==> flow/design.v <==
module median
#(
    parameter MEM_DATA_WIDTH = 32,
    parameter LUT_ADDR_WIDTH = 10,  
    parameter MEM_ADDR_WIDTH = 10,  
    parameter PIXEL_DATA_WIDTH = 8,
    parameter IMG_WIDTH  = 320,
    parameter IMG_HEIGHT = 320
)(
    input clk,  
    input rst_n,  
    input [31:0] word0,
    input [31:0] word1,
    input [31:0] word2,
    output [PIXEL_DATA_WIDTH-1:0] pixel1,
    output [PIXEL_DATA_WIDTH-1:0] pixel2,
    output [PIXEL_DATA_WIDTH-1:0] pixel3,
    output [PIXEL_DATA_WIDTH-1:0] pixel4,
    output [LUT_ADDR_WIDTH-1:0] raddr_a,
    output [LUT_ADDR_WIDTH-1:0] raddr_b,
    output [LUT_ADDR_WIDTH-1:0] raddr_c,
    output [MEM_ADDR_WIDTH-1:0] waddr
);
    wire [PIXEL_DATA_WIDTH-1:0] x2_y1;
    wire [PIXEL_DATA_WIDTH-1:0] x2_y0;
    wire [PIXEL_DATA_WIDTH-1:0] x2_ym1;
    wire [PIXEL_DATA_WIDTH-1:0] x1_y1;
    wire [PIXEL_DATA_WIDTH-1:0] x1_y0;
    wire [PIXEL_DATA_WIDTH-1:0] x1_ym1;
    wire [PIXEL_DATA_WIDTH-1:0] x0_y1;
    wire [PIXEL_DATA_WIDTH-1:0] x0_y0;
    wire [PIXEL_DATA_WIDTH-1:0] x0_ym1;
    wire [PIXEL_DATA_WIDTH-1:0] xm1_y1;
    wire [PIXEL_DATA_WIDTH-1:0] xm1_y0;
    wire [PIXEL_DATA_WIDTH-1:0] xm1_ym1;
    assign x2_y1   = word0[PIXEL_DATA_WIDTH-1:0];
    assign x2_y0   = word1[PIXEL_DATA_WIDTH-1:0];
    assign x2_ym1  = word2[PIXEL_DATA_WIDTH-1:0];
    assign x1_y1   = word0[(PIXEL_DATA_WIDTH*2)-1:PIXEL_DATA_WIDTH];
    assign x1_y0   = word1[(PIXEL_DATA_WIDTH*2)-1:PIXEL_DATA_WIDTH];
    assign x1_ym1  = word2[(PIXEL_DATA_WIDTH*2)-1:PIXEL_DATA_WIDTH];
    assign x0_y1   = word0[(PIXEL_DATA_WIDTH*3)-1:(PIXEL_DATA_WIDTH*2)];
    assign x0_y0   = word1[(PIXEL_DATA_WIDTH*3)-1:(PIXEL_DATA_WIDTH*2)];
    assign x0_ym1  = word2[(PIXEL_DATA_WIDTH*3)-1:(PIXEL_DATA_WIDTH*2)];
    assign xm1_y1  = word0[(PIXEL_DATA_WIDTH*4)-1:(PIXEL_DATA_WIDTH*3)];
    assign xm1_y0  = word1[(PIXEL_DATA_WIDTH*4)-1:(PIXEL_DATA_WIDTH*3)];
    assign xm1_ym1 = word2[(PIXEL_DATA_WIDTH*4)-1:(PIXEL_DATA_WIDTH*3)];
    wire [PIXEL_DATA_WIDTH-1:0] c3l;
    wire [PIXEL_DATA_WIDTH-1:0] c3h;
    wire [PIXEL_DATA_WIDTH-1:0] c3m;
    wire [PIXEL_DATA_WIDTH-1:0] c3l_reg;
    wire [PIXEL_DATA_WIDTH-1:0] c3h_reg;
    wire [PIXEL_DATA_WIDTH-1:0] c3m_reg;
    wire [PIXEL_DATA_WIDTH-1:0] c2l;
    wire [PIXEL_DATA_WIDTH-1:0] c2h;
    wire [PIXEL_DATA_WIDTH-1:0] c2m;
    wire [PIXEL_DATA_WIDTH-1:0] c2l_reg;
    wire [PIXEL_DATA_WIDTH-1:0] c2h_reg;
    wire [PIXEL_DATA_WIDTH-1:0] c2m_reg;
    wire [PIXEL_DATA_WIDTH-1:0] c1l;
    wire [PIXEL_DATA_WIDTH-1:0] c1h;
    wire [PIXEL_DATA_WIDTH-1:0] c1m;
    wire [PIXEL_DATA_WIDTH-1:0] c0h;
    wire [PIXEL_DATA_WIDTH-1:0] c0m;
    wire [PIXEL_DATA_WIDTH-1:0] c0l;
    wire [PIXEL_DATA_WIDTH-1:0] p1_sig;
    wire [PIXEL_DATA_WIDTH-1:0] p2_sig;
    wire [PIXEL_DATA_WIDTH-1:0] p3_sig;
    state_machine
    #(
        .LUT_ADDR_WIDTH(LUT_ADDR_WIDTH),
        .IMG_WIDTH(IMG_WIDTH),
        .IMG_HEIGHT(IMG_HEIGHT)
    ) window_contol (
        .clk(clk),  
        .rst_n(rst_n),  
        .raddr_a(raddr_a),
        .raddr_b(raddr_b),
        .raddr_c(raddr_c),
        .waddr(waddr)
    );
    common_network
    #(
        .DATA_WIDTH(PIXEL_DATA_WIDTH)
    ) common_network_u0 (
        .x2_y1(x2_y1),
        .x2_y0(x2_y0),
        .x2_ym1(x2_ym1),
        .x1_y1(x1_y1),
        .x1_y0(x1_y0),
        .x1_ym1(x1_ym1),
        .x0_y1(x0_y1),
        .x0_y0(x0_y0),
        .x0_ym1(x0_ym1),
        .xm1_y1(xm1_y1),
        .xm1_y0(xm1_y0),
        .xm1_ym1(xm1_ym1),
        .c3l(c3l),
        .c3h(c3h),
        .c3m(c3m),
        .c2l(c2l),
        .c2h(c2h),
        .c2m(c2m),
        .c1l(c1l),
        .c1h(c1h),
        .c1m(c1m),
        .c0h(c0h),
        .c0m(c0m),
        .c0l(c0l)
    );
    dff_3_pipe
    #(
        .DATA_WIDTH(PIXEL_DATA_WIDTH)
    ) dff_c3_pipe (
        .clk(clk),
        .rst_n(rst_n),
        .d0(c3h),
        .d1(c3m),
        .d2(c3l),
        .q0(c3h_reg),
        .q1(c3m_reg),
        .q2(c3l_reg)
    );
    dff_3_pipe
    #(
        .DATA_WIDTH(PIXEL_DATA_WIDTH)
    ) dff_c2_pipe (
        .clk(clk),
        .rst_n(rst_n),
        .d0(c2h),
        .d1(c2m),
        .d2(c2l),
        .q0(c2h_reg),
        .q1(c2m_reg),
        .q2(c2l_reg)
    );
    dff_3_pipe
    #(
        .DATA_WIDTH(PIXEL_DATA_WIDTH)
    ) dff_out_pipe (
        .clk(clk),
        .rst_n(rst_n),
        .d0(p1_sig),
        .d1(p2_sig),
        .d2(p3_sig),
        .q0(pixel1),
        .q1(pixel2),
        .q2(pixel3)
    );
    pixel_network
    #(
        .DATA_WIDTH(PIXEL_DATA_WIDTH)
    ) pixel_network_u0 (
        .c3h(c1h),
        .c3m(c1m),
        .c3l(c1l),
        .c2h(c0h),
        .c2m(c0m),
        .c2l(c0l),
        .c1h(c3h_reg),
        .c1m(c3m_reg),
        .c1l(c3l_reg),
        .median(p1_sig)
    );
    pixel_network
    #(
        .DATA_WIDTH(PIXEL_DATA_WIDTH)
    ) pixel_network_u1 (
        .c3h(c2h),
        .c3m(c2m),
        .c3l(c2l),
        .c2h(c1h),
        .c2m(c1m),
        .c2l(c1l),
        .c1h(c0h),
        .c1m(c0m),
        .c1l(c0l),
        .median(p2_sig)
    );
    pixel_network
    #(
        .DATA_WIDTH(PIXEL_DATA_WIDTH)
    ) pixel_network_u2 (
        .c3h(c3h),
        .c3m(c3m),
        .c3l(c3l),
        .c2h(c2h),
        .c2m(c2m),
        .c2l(c2l),
        .c1h(c1h),
        .c1m(c1m),
        .c1l(c1l),
        .median(p3_sig)
    );
    pixel_network
    #(
        .DATA_WIDTH(PIXEL_DATA_WIDTH)
    ) pixel_network_u3 (
        .c3h(c0h),
        .c3m(c0m),
        .c3l(c0l),
        .c2h(c3h_reg),
        .c2m(c3m_reg),
        .c2l(c3l_reg),
        .c1h(c2h_reg),
        .c1m(c2m_reg),
        .c1l(c2l_reg),
        .median(pixel4)
    );
endmodule
module node
#(
    parameter DATA_WIDTH = 8,
    parameter LOW_MUX = 1,  
    parameter HI_MUX = 1  
)(
    input [DATA_WIDTH-1:0] data_a,
    input [DATA_WIDTH-1:0] data_b,
    output reg [DATA_WIDTH-1:0] data_hi,
    output reg [DATA_WIDTH-1:0] data_lo
);
    reg sel0;
    always @(*)
    begin : comparator
        if( data_b > data_a) begin
            sel0 = 1'b0;  
        end else begin
            sel0 = 1'b1;  
        end
    end
    always @(*)
    begin : mux_lo_hi
        case (sel0)
            1'b0 :
            begin
                if(LOW_MUX == 1)
                    data_lo = data_a;
                if(HI_MUX == 1)
                    data_hi = data_b;
            end
            1'b1 :
            begin
                if(LOW_MUX == 1)
                    data_lo = data_b;
                if(HI_MUX == 1)
                    data_hi = data_a;
            end
            default :
            begin
                data_lo = {DATA_WIDTH{1'b0}};
                data_hi = {DATA_WIDTH{1'b0}};
            end
        endcase
    end
endmodule
module pixel_network
#(
    parameter DATA_WIDTH = 8
)(
    input [DATA_WIDTH-1:0] c3h,
    input [DATA_WIDTH-1:0] c3m,
    input [DATA_WIDTH-1:0] c3l,
    input [DATA_WIDTH-1:0] c2h,
    input [DATA_WIDTH-1:0] c2m,
    input [DATA_WIDTH-1:0] c2l,
    input [DATA_WIDTH-1:0] c1h,
    input [DATA_WIDTH-1:0] c1m,
    input [DATA_WIDTH-1:0] c1l,
    output [DATA_WIDTH-1:0] median
);
    wire [DATA_WIDTH-1:0] node_u0_lo;
    wire [DATA_WIDTH-1:0] node_u1_hi;
    wire [DATA_WIDTH-1:0] node_u1_lo;
    wire [DATA_WIDTH-1:0] node_u2_hi;
    wire [DATA_WIDTH-1:0] node_u3_lo;
    wire [DATA_WIDTH-1:0] node_u4_hi;
    wire [DATA_WIDTH-1:0] node_u5_hi;
    wire [DATA_WIDTH-1:0] node_u6_lo;
    wire [DATA_WIDTH-1:0] node_u7_hi;
    wire [DATA_WIDTH-1:0] node_u7_lo;
    wire [DATA_WIDTH-1:0] node_u8_hi;
    node
    #(
        .DATA_WIDTH(DATA_WIDTH),
        .LOW_MUX(1),  
        .HI_MUX(0)  
    ) node_u0 (
        .data_a(c3h),
        .data_b(c2h),
        .data_lo(node_u0_lo)
    );
    node
    #(
        .DATA_WIDTH(DATA_WIDTH),
        .LOW_MUX(1),  
        .HI_MUX(1)  
    ) node_u1 (
        .data_a(c3m),
        .data_b(c2m),
        .data_hi(node_u1_hi),
        .data_lo(node_u1_lo)
    );
    node
    #(
        .DATA_WIDTH(DATA_WIDTH),
        .LOW_MUX(0),  
        .HI_MUX(1)  
    ) node_u2 (
        .data_a(c2l),
        .data_b(c1l),
        .data_hi(node_u2_hi)
    );
    node
    #(
        .DATA_WIDTH(DATA_WIDTH),
        .LOW_MUX(1),  
        .HI_MUX(0)  
    ) node_u3 (
        .data_a(node_u0_lo),
        .data_b(c1h),
        .data_lo(node_u3_lo)
    );
    node
    #(
        .DATA_WIDTH(DATA_WIDTH),
        .LOW_MUX(0),  
        .HI_MUX(1)  
    ) node_u4 (
        .data_a(node_u1_lo),
        .data_b(c1m),
        .data_hi(node_u4_hi)
    );
    node
    #(
        .DATA_WIDTH(DATA_WIDTH),
        .LOW_MUX(0),  
        .HI_MUX(1)  
    ) node_u5 (
        .data_a(c3l),
        .data_b(node_u2_hi),
        .data_hi(node_u5_hi)
    );
    node
    #(
        .DATA_WIDTH(DATA_WIDTH),
        .LOW_MUX(1),  
        .HI_MUX(0)  
    ) node_u6 (
        .data_a(node_u1_hi),
        .data_b(node_u4_hi),
        .data_lo(node_u6_lo)
    );
    node
    #(
        .DATA_WIDTH(DATA_WIDTH),
        .LOW_MUX(1),  
        .HI_MUX(1)  
    ) node_u7 (
        .data_a(node_u3_lo),
        .data_b(node_u6_lo),
        .data_hi(node_u7_hi),
        .data_lo(node_u7_lo)
    );
    node
    #(
        .DATA_WIDTH(DATA_WIDTH),
        .LOW_MUX(0),  
        .HI_MUX(1)  
    ) node_u8 (
        .data_a(node_u7_lo),
        .data_b(node_u5_hi),
        .data_hi(node_u8_hi)
    );
    node
    #(
        .DATA_WIDTH(DATA_WIDTH),
        .LOW_MUX(1),  
        .HI_MUX(0)  
    ) node_u9 (
        .data_a(node_u7_hi),
        .data_b(node_u8_hi),
        .data_lo(median)
    );
endmodule
module state_machine
#(
    parameter LUT_ADDR_WIDTH = 10,
    parameter IMG_WIDTH = 234,
    parameter IMG_HEIGHT = 234
)(
    input clk,  
    input rst_n,  
    output reg [LUT_ADDR_WIDTH-1:0] raddr_a,
    output reg [LUT_ADDR_WIDTH-1:0] raddr_b,
    output reg [LUT_ADDR_WIDTH-1:0] raddr_c,
    output reg [LUT_ADDR_WIDTH-1:0] waddr,
    output reg [1:0] window_line_counter,
    output reg [9:0] window_column_counter,
    output reg [9:0] memory_shift
);
    reg valid;
    always @(posedge clk or negedge rst_n)
    begin : out_memory_counter
        if(~rst_n) begin
            waddr <= {LUT_ADDR_WIDTH{1'b0}};
        end else if(valid) begin
            waddr <= waddr + 1'b1;
        end
    end
    always @(posedge clk or negedge rst_n)
    begin : addr_counter
        if(~rst_n) begin
            window_column_counter <= 10'd0;
            window_line_counter <= 2'b00;
            valid <= 1'b0;
            raddr_a <= {LUT_ADDR_WIDTH{1'b0}};
            raddr_b <= {LUT_ADDR_WIDTH{1'b0}};
            raddr_c <= {LUT_ADDR_WIDTH{1'b0}};
        end else begin
            if(window_column_counter != ((IMG_WIDTH/4)-1)) begin
                window_column_counter <= window_column_counter + 1'b1;
                valid <= 1'b1;
                raddr_a <= raddr_a + 1'b1;
                raddr_b <= raddr_b + 1'b1;
                raddr_c <= raddr_c + 1'b1;
            end else begin
                window_column_counter <= 10'd0;
                case (window_line_counter)
                    2'b00 :
                    begin
                        raddr_a <= raddr_a + 1'b1;
                        raddr_b <= raddr_b - window_column_counter;
                        raddr_c <= raddr_c - window_column_counter;
                        window_line_counter = window_line_counter + 1'b1;
                    end
                    2'b01 :
                    begin
                        raddr_b <= raddr_b + 1'b1;
                        raddr_a <= raddr_a - window_column_counter;
                        raddr_c <= raddr_c - window_column_counter;
                        window_line_counter = window_line_counter + 1'b1;
                    end
                    2'b10 :
                    begin
                        raddr_b <= raddr_b - window_column_counter;
                        raddr_a <= raddr_a - window_column_counter;
                        raddr_c <= raddr_c + 1'b1;
                        window_line_counter = 2'b00;
                    end
                    default :
                    begin
                        raddr_a <= {LUT_ADDR_WIDTH{1'b0}};
                        raddr_b <= {LUT_ADDR_WIDTH{1'b0}};
                        raddr_c <= {LUT_ADDR_WIDTH{1'b0}};
                    end
                endcase
            end
        end
    end
endmodule
module dff_3_pipe
#(
    parameter DATA_WIDTH = 8
)(
    input clk,
    input rst_n,
    input [DATA_WIDTH-1:0] d0,
    input [DATA_WIDTH-1:0] d1,
    input [DATA_WIDTH-1:0] d2,
    output reg [DATA_WIDTH-1:0] q0,
    output reg [DATA_WIDTH-1:0] q1,
    output reg [DATA_WIDTH-1:0] q2
);
always @(posedge clk or negedge rst_n)
begin : register_bank_3u
    if(~rst_n) begin
        q0 <= {DATA_WIDTH{1'b0}};
        q1 <= {DATA_WIDTH{1'b0}};
        q2 <= {DATA_WIDTH{1'b0}};
    end else begin
        q0 <= d0;
        q1 <= d1;
        q2 <= d2;
    end
end
endmodule
module common_network
#(
    parameter DATA_WIDTH = 8
)(
    input [DATA_WIDTH-1:0] x2_y1,
    input [DATA_WIDTH-1:0] x2_y0,
    input [DATA_WIDTH-1:0] x2_ym1,
    input [DATA_WIDTH-1:0] x1_y1,
    input [DATA_WIDTH-1:0] x1_y0,
    input [DATA_WIDTH-1:0] x1_ym1,
    input [DATA_WIDTH-1:0] x0_y1,
    input [DATA_WIDTH-1:0] x0_y0,
    input [DATA_WIDTH-1:0] x0_ym1,
    input [DATA_WIDTH-1:0] xm1_y1,
    input [DATA_WIDTH-1:0] xm1_y0,
    input [DATA_WIDTH-1:0] xm1_ym1,
    output [DATA_WIDTH-1:0] c3l,
    output [DATA_WIDTH-1:0] c3h,
    output [DATA_WIDTH-1:0] c3m,
    output [DATA_WIDTH-1:0] c2l,
    output [DATA_WIDTH-1:0] c2h,
    output [DATA_WIDTH-1:0] c2m,
    output [DATA_WIDTH-1:0] c1l,
    output [DATA_WIDTH-1:0] c1h,
    output [DATA_WIDTH-1:0] c1m,
    output [DATA_WIDTH-1:0] c0h,
    output [DATA_WIDTH-1:0] c0m,
    output [DATA_WIDTH-1:0] c0l
);
    wire [DATA_WIDTH-1:0] node_u0_hi;
    wire [DATA_WIDTH-1:0] node_u0_lo;
    wire [DATA_WIDTH-1:0] node_u1_hi;
    wire [DATA_WIDTH-1:0] node_u1_lo;
    wire [DATA_WIDTH-1:0] node_u2_hi;
    wire [DATA_WIDTH-1:0] node_u2_lo;
    wire [DATA_WIDTH-1:0] node_u3_hi;
    wire [DATA_WIDTH-1:0] node_u3_lo;
    wire [DATA_WIDTH-1:0] node_u4_hi;
    wire [DATA_WIDTH-1:0] node_u4_lo;
    wire [DATA_WIDTH-1:0] node_u5_hi;
    wire [DATA_WIDTH-1:0] node_u5_lo;
    wire [DATA_WIDTH-1:0] node_u6_hi;
    wire [DATA_WIDTH-1:0] node_u6_lo;
    wire [DATA_WIDTH-1:0] node_u7_hi;
    wire [DATA_WIDTH-1:0] node_u7_lo;
    wire [DATA_WIDTH-1:0] node_u8_hi;
    wire [DATA_WIDTH-1:0] node_u8_lo;
    wire [DATA_WIDTH-1:0] node_u9_hi;
    wire [DATA_WIDTH-1:0] node_u9_lo;
    wire [DATA_WIDTH-1:0] node_u10_hi;
    wire [DATA_WIDTH-1:0] node_u10_lo;
    wire [DATA_WIDTH-1:0] node_u11_hi;
    wire [DATA_WIDTH-1:0] node_u11_lo;
    wire [DATA_WIDTH-1:0] node_u12_hi;
    wire [DATA_WIDTH-1:0] node_u12_lo;
    assign c3l = node_u4_lo;
    assign c3h = node_u8_hi;
    assign c3m = node_u8_lo;
    assign c2l = node_u5_lo;
    assign c2h = node_u9_hi;
    assign c2m = node_u9_lo;
    assign c1l = node_u6_lo;
    assign c1h = node_u10_hi;
    assign c1m = node_u10_lo;
    assign c0h = node_u11_hi;
    assign c0m = node_u11_lo;
    assign c0l = node_u7_lo;
    node
    #(
        .DATA_WIDTH(DATA_WIDTH),
        .LOW_MUX(1),  
        .HI_MUX(1)  
    ) node_u0 (
        .data_a(x2_y1),
        .data_b(x2_y0),
        .data_hi(node_u0_hi),
        .data_lo(node_u0_lo)
    );
    node
    #(
        .DATA_WIDTH(DATA_WIDTH),
        .LOW_MUX(1),  
        .HI_MUX(1)  
    ) node_u1 (
        .data_a(x1_y1),
        .data_b(x1_y0),
        .data_hi(node_u1_hi),
        .data_lo(node_u1_lo)
    );
    node
    #(
        .DATA_WIDTH(DATA_WIDTH),
        .LOW_MUX(1),  
        .HI_MUX(1)  
    ) node_u2 (
        .data_a(x0_y1),
        .data_b(x0_y0),
        .data_hi(node_u2_hi),
        .data_lo(node_u2_lo)
    );
    node
    #(
        .DATA_WIDTH(DATA_WIDTH),
        .LOW_MUX(1),  
        .HI_MUX(1)  
    ) node_u3 (
        .data_a(xm1_y1),
        .data_b(xm1_y0),
        .data_hi(node_u3_hi),
        .data_lo(node_u3_lo)
    );
    node
    #(
        .DATA_WIDTH(DATA_WIDTH),
        .LOW_MUX(1),  
        .HI_MUX(1)  
    ) node_u4 (
        .data_a(node_u0_lo),
        .data_b(x2_ym1),
        .data_hi(node_u4_hi),
        .data_lo(node_u4_lo)
    );
    node
    #(
        .DATA_WIDTH(DATA_WIDTH),
        .LOW_MUX(1),  
        .HI_MUX(1)  
    ) node_u5 (
        .data_a(node_u1_lo),
        .data_b(x1_ym1),
        .data_hi(node_u5_hi),
        .data_lo(node_u5_lo)
    );
    node
    #(
        .DATA_WIDTH(DATA_WIDTH),
        .LOW_MUX(1),  
        .HI_MUX(1)  
    ) node_u6 (
        .data_a(node_u2_lo),
        .data_b(x0_ym1),
        .data_hi(node_u6_hi),
        .data_lo(node_u6_lo)
    );
    node
    #(
        .DATA_WIDTH(DATA_WIDTH),
        .LOW_MUX(1),  
        .HI_MUX(1)  
    ) node_u7 (
        .data_a(node_u3_lo),
        .data_b(xm1_ym1),
        .data_hi(node_u7_hi),
        .data_lo(node_u7_lo)
    );
    node
    #(
        .DATA_WIDTH(DATA_WIDTH),
        .LOW_MUX(1),  
        .HI_MUX(1)  
    ) node_u8 (
        .data_a(node_u0_hi),
        .data_b(node_u4_hi),
        .data_hi(node_u8_hi),
        .data_lo(node_u8_lo)
    );
    node
    #(
        .DATA_WIDTH(DATA_WIDTH),
        .LOW_MUX(1),  
        .HI_MUX(1)  
    ) node_u9 (
        .data_a(node_u1_hi),
        .data_b(node_u5_hi),
        .data_hi(node_u9_hi),
        .data_lo(node_u9_lo)
    );
    node
    #(
        .DATA_WIDTH(DATA_WIDTH),
        .LOW_MUX(1),  
        .HI_MUX(1)  
    ) node_u10 (
        .data_a(node_u2_hi),
        .data_b(node_u6_hi),
        .data_hi(node_u10_hi),
        .data_lo(node_u10_lo)
    );
    node
    #(
        .DATA_WIDTH(DATA_WIDTH),
        .LOW_MUX(1),  
        .HI_MUX(1)  
    ) node_u11 (
        .data_a(node_u3_hi),
        .data_b(node_u7_hi),
        .data_hi(node_u11_hi),
        .data_lo(node_u11_lo)
    );
endmodule
# Tool chain data of median
# The steps from the RTL of median to its reports follow in flow order.
# Lines are those of the file above, counted from 1.
# The mark -- stands for no value.
[design]
design = "median"
clk_port = "clk"
lib = "sky130hd"
corner = "tt_025C_1v80"

# After elaboration
# Yosys after proc, flatten, opt, wreduce and memory -nomap, before mapping. Memory bits, and registers merged into a memory's read port (data or address), are not among the register bits. Print and check cells are not counted. Equal cells are merged and count once.
[bits]
output_inout_bits = 72
in_bits = 98
reg_bits = 125
word_cells = 219
[op_classes]
equal = 3
n_cmp = 52
n_logic = 1
reduce_logical = 6
add_sub_neg = 9
mux = 132
[op_table]
columns = ["operator", "count"]
rows = [
  ["8-bit parallel mux with 2-bit select", 72],
  ["8-bit greater-than comparator", 52],
  ["10-bit parallel mux with 2-bit select", 3],
  ["1-bit 2-to-1 mux", 52],
  ["10-bit by 1-bit adder with 10-bit output (second input constant)", 5],
  ["10-bit 2-to-1 mux", 4],
  ["10-bit subtractor", 3],
  ["10-bit by 7-bit != test with 1-bit output (second input constant)", 1],
  ["2-bit OR reduction", 3],
  ["2-bit parallel mux with 2-bit select", 1],
  ["2-bit by 1-bit adder with 2-bit output (second input constant)", 1],
  ["2-bit by 1-bit == test with 1-bit output (second input constant)", 1],
  ["2-bit == test (second input constant)", 1],
  ["2-bit logical NOT", 1],
  ["2-bit AND reduction", 1],
  ["2-bit nonzero test", 1],
  ["1-bit inverter", 1],
]

# Longest topological paths
# Depth = most cells in a row (Yosys ltp): at word level without a register or memory, in the mapped netlist without a sequential cell, where the memories' decode and read muxes count.
[logic_depth]
word_depth = 27
ABC_AREA = 0
ltp_mapped = 100

# Synthesis result
# The flow's flattened synthesis, as Yosys stat reports it; memories are mapped. The netlist is that of the ABC_AREA named above (0 if unset); the other value can give another one.
[types]
columns = ["cell_type", "count"]
rows = [
  ["sky130_fd_sc_hd__ha_1", 429],
  ["sky130_fd_sc_hd__dfrtp_1", 125],
  ["sky130_fd_sc_hd__mux2i_1", 182],
  ["sky130_fd_sc_hd__o21ai_0", 245],
  ["sky130_fd_sc_hd__a21oi_1", 238],
  ["sky130_fd_sc_hd__inv_1", 307],
  ["sky130_fd_sc_hd__nand2_1", 276],
  ["sky130_fd_sc_hd__nor2_1", 213],
  ["sky130_fd_sc_hd__a21o_1", 92],
  ["sky130_fd_sc_hd__o21a_1", 70],
  ["sky130_fd_sc_hd__nand3_1", 103],
  ["sky130_fd_sc_hd__xnor2_1", 53],
  ["sky130_fd_sc_hd__mux2_2", 32],
  ["sky130_fd_sc_hd__nand2b_1", 51],
  ["sky130_fd_sc_hd__nor2b_1", 45],
  ["sky130_fd_sc_hd__nand4_1", 41],
  ["sky130_fd_sc_hd__clkbuf_1", 66],
  ["sky130_fd_sc_hd__and3_1", 37],
]
# Not listed: further types 81, cells in them 485.
[synth_totals]
seq_area_mm2 = 0.003128
synth_area_mm2 = 0.0233511
stdcells = 3090
flip_flops = 125
# By module: a second synthesis without flattening, with its own total; a netlist apart from the flattened one above.
[unflattened]
hier_cells = 2772
hier_area_mm2 = 0.0269333
# Rows give one instance, submodules left out.
[modules]
columns = ["module", "mod_area_mm2", "seq_area_mm2", "instances", "cells"]
rows = [
  ["node", 0.0004767, 0, 20, 44],
  ["node", 0.0003679, 0, 16, 44],
  ["node", 0.0003679, 0, 16, 44],
  ["state_machine", 0.0038262, 0.0013263, 1, 412],
  ["dff_3_pipe (DATA_WIDTH=8)", 0.0006006, 0.0006006, 3, 24],
  ["common_network (DATA_WIDTH=8)", 0, 0, 1, 0],
  ["pixel_network (DATA_WIDTH=8)", 0, 0, 4, 0],
  ["median", 0, 0, 1, 0],
]

# Path before layout
# OpenSTA on the mapped netlist: ideal clock, no wires. The path of least setup slack (recovery checks aside). Input and output delay are each 20% of the period. Register names are those of the netlist, which keeps one name where synthesis merged equal registers.
[synth_timing]
kind = "input to output"
startpoint = "input port word0[29]"
endpoint = "output port pixel4[1]"
period_ps = 30000
t_required_ps = 24000
output_delay_ps = 6000
t_first_pin_ps = 6000
path_buffers = 9
t_arrival_ps = 23066
driving_pins = 95
path_slack_ps = 934
delay_ps = 17066
synth_period_reached_ps = 29066
# "delay_ps" is the arrival time less input delay plus setup time.
# At an output port there is no setup time.
# "driving_pins" counts driving pins, that of a launching flip-flop among them; a cell with two outputs on the path counts twice.
# "synth_period_reached_ps" is the clock period less the worst setup slack; recovery checks do not enter. This is arithmetic on one report: input and output delays are still those of the set period (20% each).
# The rows between start and end are the longest chain of elaborated cells between them; the timing report does not say that the signal goes this way. Where chains are equally long, one stands for them.
# A line is the first line of the expression or statement that the cell stems from. Yosys adds cells for indexed reads and writes and turns some case tables into memories.
[synth_between]
cell_sequence = "sky130_fd_sc_hd__inv_1 -> sky130_fd_sc_hd__ha_1 -> sky130_fd_sc_hd__a211oi_1 -> sky130_fd_sc_hd__o21bai_1 -> sky130_fd_sc_hd__and2_1 -> sky130_fd_sc_hd__nor2_1 -> sky130_fd_sc_hd__clkbuf_1 -> sky130_fd_sc_hd__mux2i_1 -> sky130_fd_sc_hd__ha_1 -> sky130_fd_sc_hd__a211oi_1 -> sky130_fd_sc_hd__o221ai_1 -> sky130_fd_sc_hd__a31oi_1 -> sky130_fd_sc_hd__a21oi_1 -> sky130_fd_sc_hd__a31oi_1 -> sky130_fd_sc_hd__nand3_1 -> sky130_fd_sc_hd__clkbuf_1 -> sky130_fd_sc_hd__a21oi_1 -> sky130_fd_sc_hd__inv_1 -> (+59 left out) -> sky130_fd_sc_hd__a21oi_1 -> sky130_fd_sc_hd__mux2_2 -> sky130_fd_sc_hd__nor2_1 -> sky130_fd_sc_hd__nand2_1 -> sky130_fd_sc_hd__o21ai_0 -> sky130_fd_sc_hd__ha_1 -> sky130_fd_sc_hd__nor2b_1 -> sky130_fd_sc_hd__o21a_1 -> sky130_fd_sc_hd__o21ai_0 -> sky130_fd_sc_hd__nand2b_1 -> sky130_fd_sc_hd__a21oi_1 -> sky130_fd_sc_hd__nor2_1 -> sky130_fd_sc_hd__a211oi_1 -> sky130_fd_sc_hd__a21oi_1 -> sky130_fd_sc_hd__inv_1 -> sky130_fd_sc_hd__nand4_1 -> sky130_fd_sc_hd__a21oi_1 -> sky130_fd_sc_hd__nor3_1"
elab_chain_cells = 27
[synth_lines]
columns = ["element", "line", "text"]
rows = [
  ["from (decl)", 12, "input [31:0] word0,"],
  ["8-bit greater-than comparator", 225, "if( data_b > data_a) begin"],
  ["1-bit 2-to-1 mux", 225, ""],
  ["8-bit parallel mux with 2-bit select", 233, "case (sel0)"],
  ["8-bit greater-than comparator", 225, ""],
  ["1-bit 2-to-1 mux", 225, ""],
  ["8-bit parallel mux with 2-bit select", 233, ""],
  ["8-bit greater-than comparator", 225, ""],
  ["(+13 left out)", "--", ""],
  ["8-bit parallel mux with 2-bit select", 233, ""],
  ["8-bit greater-than comparator", 225, ""],
  ["1-bit 2-to-1 mux", 225, ""],
  ["8-bit parallel mux with 2-bit select", 233, ""],
  ["8-bit greater-than comparator", 225, ""],
  ["1-bit 2-to-1 mux", 225, ""],
  ["8-bit parallel mux with 2-bit select", 233, ""],
  ["to (decl)", 18, "output [PIXEL_DATA_WIDTH-1:0] pixel4,"],
]

# Path in the finished layout
# From the final timing report of job 1: the path of least setup slack in the routed layout; clock arrival at registers is part of the times.
# The report prints the path's times to 10 ps; the period is as set.
[layout_timing]
kind = "input to output"
startpoint = "input port word0[25]"
endpoint = "output port pixel4[4]"
t_required_ps = 21040
path_slack_ps = 1640
t_arrival_ps = 19400
output_delay_ps = 5260
path_buffers = 12
period_ps = 26300
t_first_pin_ps = 5260
driving_pins = 85
# The rows between start and end are the longest chain of elaborated cells between them; the timing report does not say that the signal goes this way. Where chains are equally long, one stands for them.
[layout_between]
cell_sequence = "sky130_fd_sc_hd__buf_12 -> sky130_fd_sc_hd__inv_12 -> sky130_fd_sc_hd__ha_4 -> sky130_fd_sc_hd__nor2b_4 -> sky130_fd_sc_hd__o211ai_1 -> sky130_fd_sc_hd__buf_4 -> sky130_fd_sc_hd__a21boi_4 -> sky130_fd_sc_hd__nor2_4 -> sky130_fd_sc_hd__mux2i_1 -> sky130_fd_sc_hd__ha_1 -> sky130_fd_sc_hd__nand4_1 -> sky130_fd_sc_hd__o221ai_2 -> sky130_fd_sc_hd__a31oi_2 -> sky130_fd_sc_hd__a21oi_2 -> sky130_fd_sc_hd__a31oi_4 -> sky130_fd_sc_hd__nand3_4 -> sky130_fd_sc_hd__a21oi_4 -> sky130_fd_sc_hd__inv_2 -> (+49 left out) -> sky130_fd_sc_hd__a2111oi_4 -> sky130_fd_sc_hd__a21oi_2 -> sky130_fd_sc_hd__a21oi_1 -> sky130_fd_sc_hd__mux2_4 -> sky130_fd_sc_hd__or2_4 -> sky130_fd_sc_hd__buf_4 -> sky130_fd_sc_hd__a31oi_1 -> sky130_fd_sc_hd__inv_1 -> sky130_fd_sc_hd__ha_1 -> sky130_fd_sc_hd__nand3_1 -> sky130_fd_sc_hd__nor2_1 -> sky130_fd_sc_hd__a211oi_2 -> sky130_fd_sc_hd__a21oi_4 -> sky130_fd_sc_hd__inv_4 -> sky130_fd_sc_hd__buf_4 -> sky130_fd_sc_hd__a31oi_1 -> sky130_fd_sc_hd__a31oi_1 -> sky130_fd_sc_hd__buf_2"
elab_chain_cells = 27
[layout_lines]
columns = ["element", "line", "text"]
rows = [
  ["from (decl)", 12, "input [31:0] word0,"],
  ["8-bit greater-than comparator", 225, "if( data_b > data_a) begin"],
  ["1-bit 2-to-1 mux", 225, ""],
  ["8-bit parallel mux with 2-bit select", 233, "case (sel0)"],
  ["8-bit greater-than comparator", 225, ""],
  ["1-bit 2-to-1 mux", 225, ""],
  ["8-bit parallel mux with 2-bit select", 233, ""],
  ["8-bit greater-than comparator", 225, ""],
  ["(+13 left out)", "--", ""],
  ["8-bit parallel mux with 2-bit select", 233, ""],
  ["8-bit greater-than comparator", 225, ""],
  ["1-bit 2-to-1 mux", 225, ""],
  ["8-bit parallel mux with 2-bit select", 233, ""],
  ["8-bit greater-than comparator", 225, ""],
  ["1-bit 2-to-1 mux", 225, ""],
  ["8-bit parallel mux with 2-bit select", 233, ""],
  ["to (decl)", 18, "output [PIXEL_DATA_WIDTH-1:0] pixel4,"],
]

Wiki page: median / flow data

Stored flow runs of median (2 of them; Yosys, OpenROAD, sky130hd). They differ in their settings and are not a sequence. Constraints: input delay and output delay 20% of the set period each, output load 0.01 pF.
"clock_period_reached_ps" means the clock period less the worst setup slack. The figure is calculated, with input and output delays left at 20% of the set period.
"worstPathTime_ps": the worst setup path's part of the clock period (all of it between registers, 20% less for each end at a port) less its slack. A launch clock that arrives late makes it longer, a capture clock that arrives late makes it shorter.
"worstPathTime_ps" is known to 10 ps.

# job 1
==> flow/run.sh <==
#!/bin/bash
# the make line also repeats the synthesis and layout settings of config.mk as NAME=value (left out here)
make -C /OpenROAD-flow-scripts/flow DESIGN_CONFIG=/design/flow/config.mk WORK_HOME=/design/flow/orfs CLKGATE_MAP_FILE= finish
==> flow/config.mk <==
export PLATFORM = sky130hd
export DESIGN_NAME = median
export DESIGN_NICKNAME = median
export VERILOG_FILES = /design/flow/design.v
export SDC_FILE = /design/flow/constraint.sdc
export NUM_CORES = 4
export LEC_CHECK = 0
export ABC_AREA = 0
export CAP_MARGIN = 0
export CELL_PAD_IN_SITES_GLOBAL_PLACEMENT = 1
export CORE_MARGIN = 2
export CORE_UTILIZATION = 41
export CTS_CLUSTER_SIZE = 42
export GPL_TIMING_DRIVEN = 1
export PLACE_DENSITY_LB_ADDON = 0.01
export SETUP_SLACK_MARGIN = 5.0
export SLEW_MARGIN = 25
==> flow/constraint.sdc <==
create_clock -name core_clock -period 26.3 [get_ports {clk}]
set_input_delay 5.2600 -clock core_clock [delete_from_list [all_inputs] [get_ports {clk}]]
set_output_delay 5.2600 -clock core_clock [all_outputs]
set_load 0.01 [all_outputs]

==> job 1: results <==
yosys_chip_area_mm2=0.0233511
dieArea_mm2=0.058879
layout_stdcell_area_mm2=0.0307808
utilization_pct=54.6
ws_setup_ps=1640
setup_tns_ps=0
final_hold_ws_ps=475
clock_period_reached_ps=24660
worstPathTime_ps=14140
critical_path_type="input to output"

# job 2
==> flow/run.sh <==
#!/bin/bash
# the make line also repeats the synthesis and layout settings of config.mk as NAME=value (left out here)
make -C /OpenROAD-flow-scripts/flow DESIGN_CONFIG=/design/flow/config.mk WORK_HOME=/design/flow/orfs CLKGATE_MAP_FILE= finish
==> flow/config.mk <==
export PLATFORM = sky130hd
export DESIGN_NAME = median
export DESIGN_NICKNAME = median
export VERILOG_FILES = /design/flow/design.v
export SDC_FILE = /design/flow/constraint.sdc
export NUM_CORES = 4
export LEC_CHECK = 0
export CAP_MARGIN = 35
export CELL_PAD_IN_SITES_DETAIL_PLACEMENT = 2
export CORE_MARGIN = 2
export CORE_UTILIZATION = 40
export CTS_CLUSTER_DIAMETER = 44
export HOLD_SLACK_MARGIN = 0.23
export SETUP_SLACK_MARGIN = 5.0
export SLEW_MARGIN = 20
export TNS_END_PERCENT = 5
==> flow/constraint.sdc <==
create_clock -name core_clock -period 30.0 [get_ports {clk}]
set_input_delay 6.0000 -clock core_clock [delete_from_list [all_inputs] [get_ports {clk}]]
set_output_delay 6.0000 -clock core_clock [all_outputs]
set_load 0.01 [all_outputs]

==> job 2: results <==
outcome="unfinished; error GRT-0116 in routing"
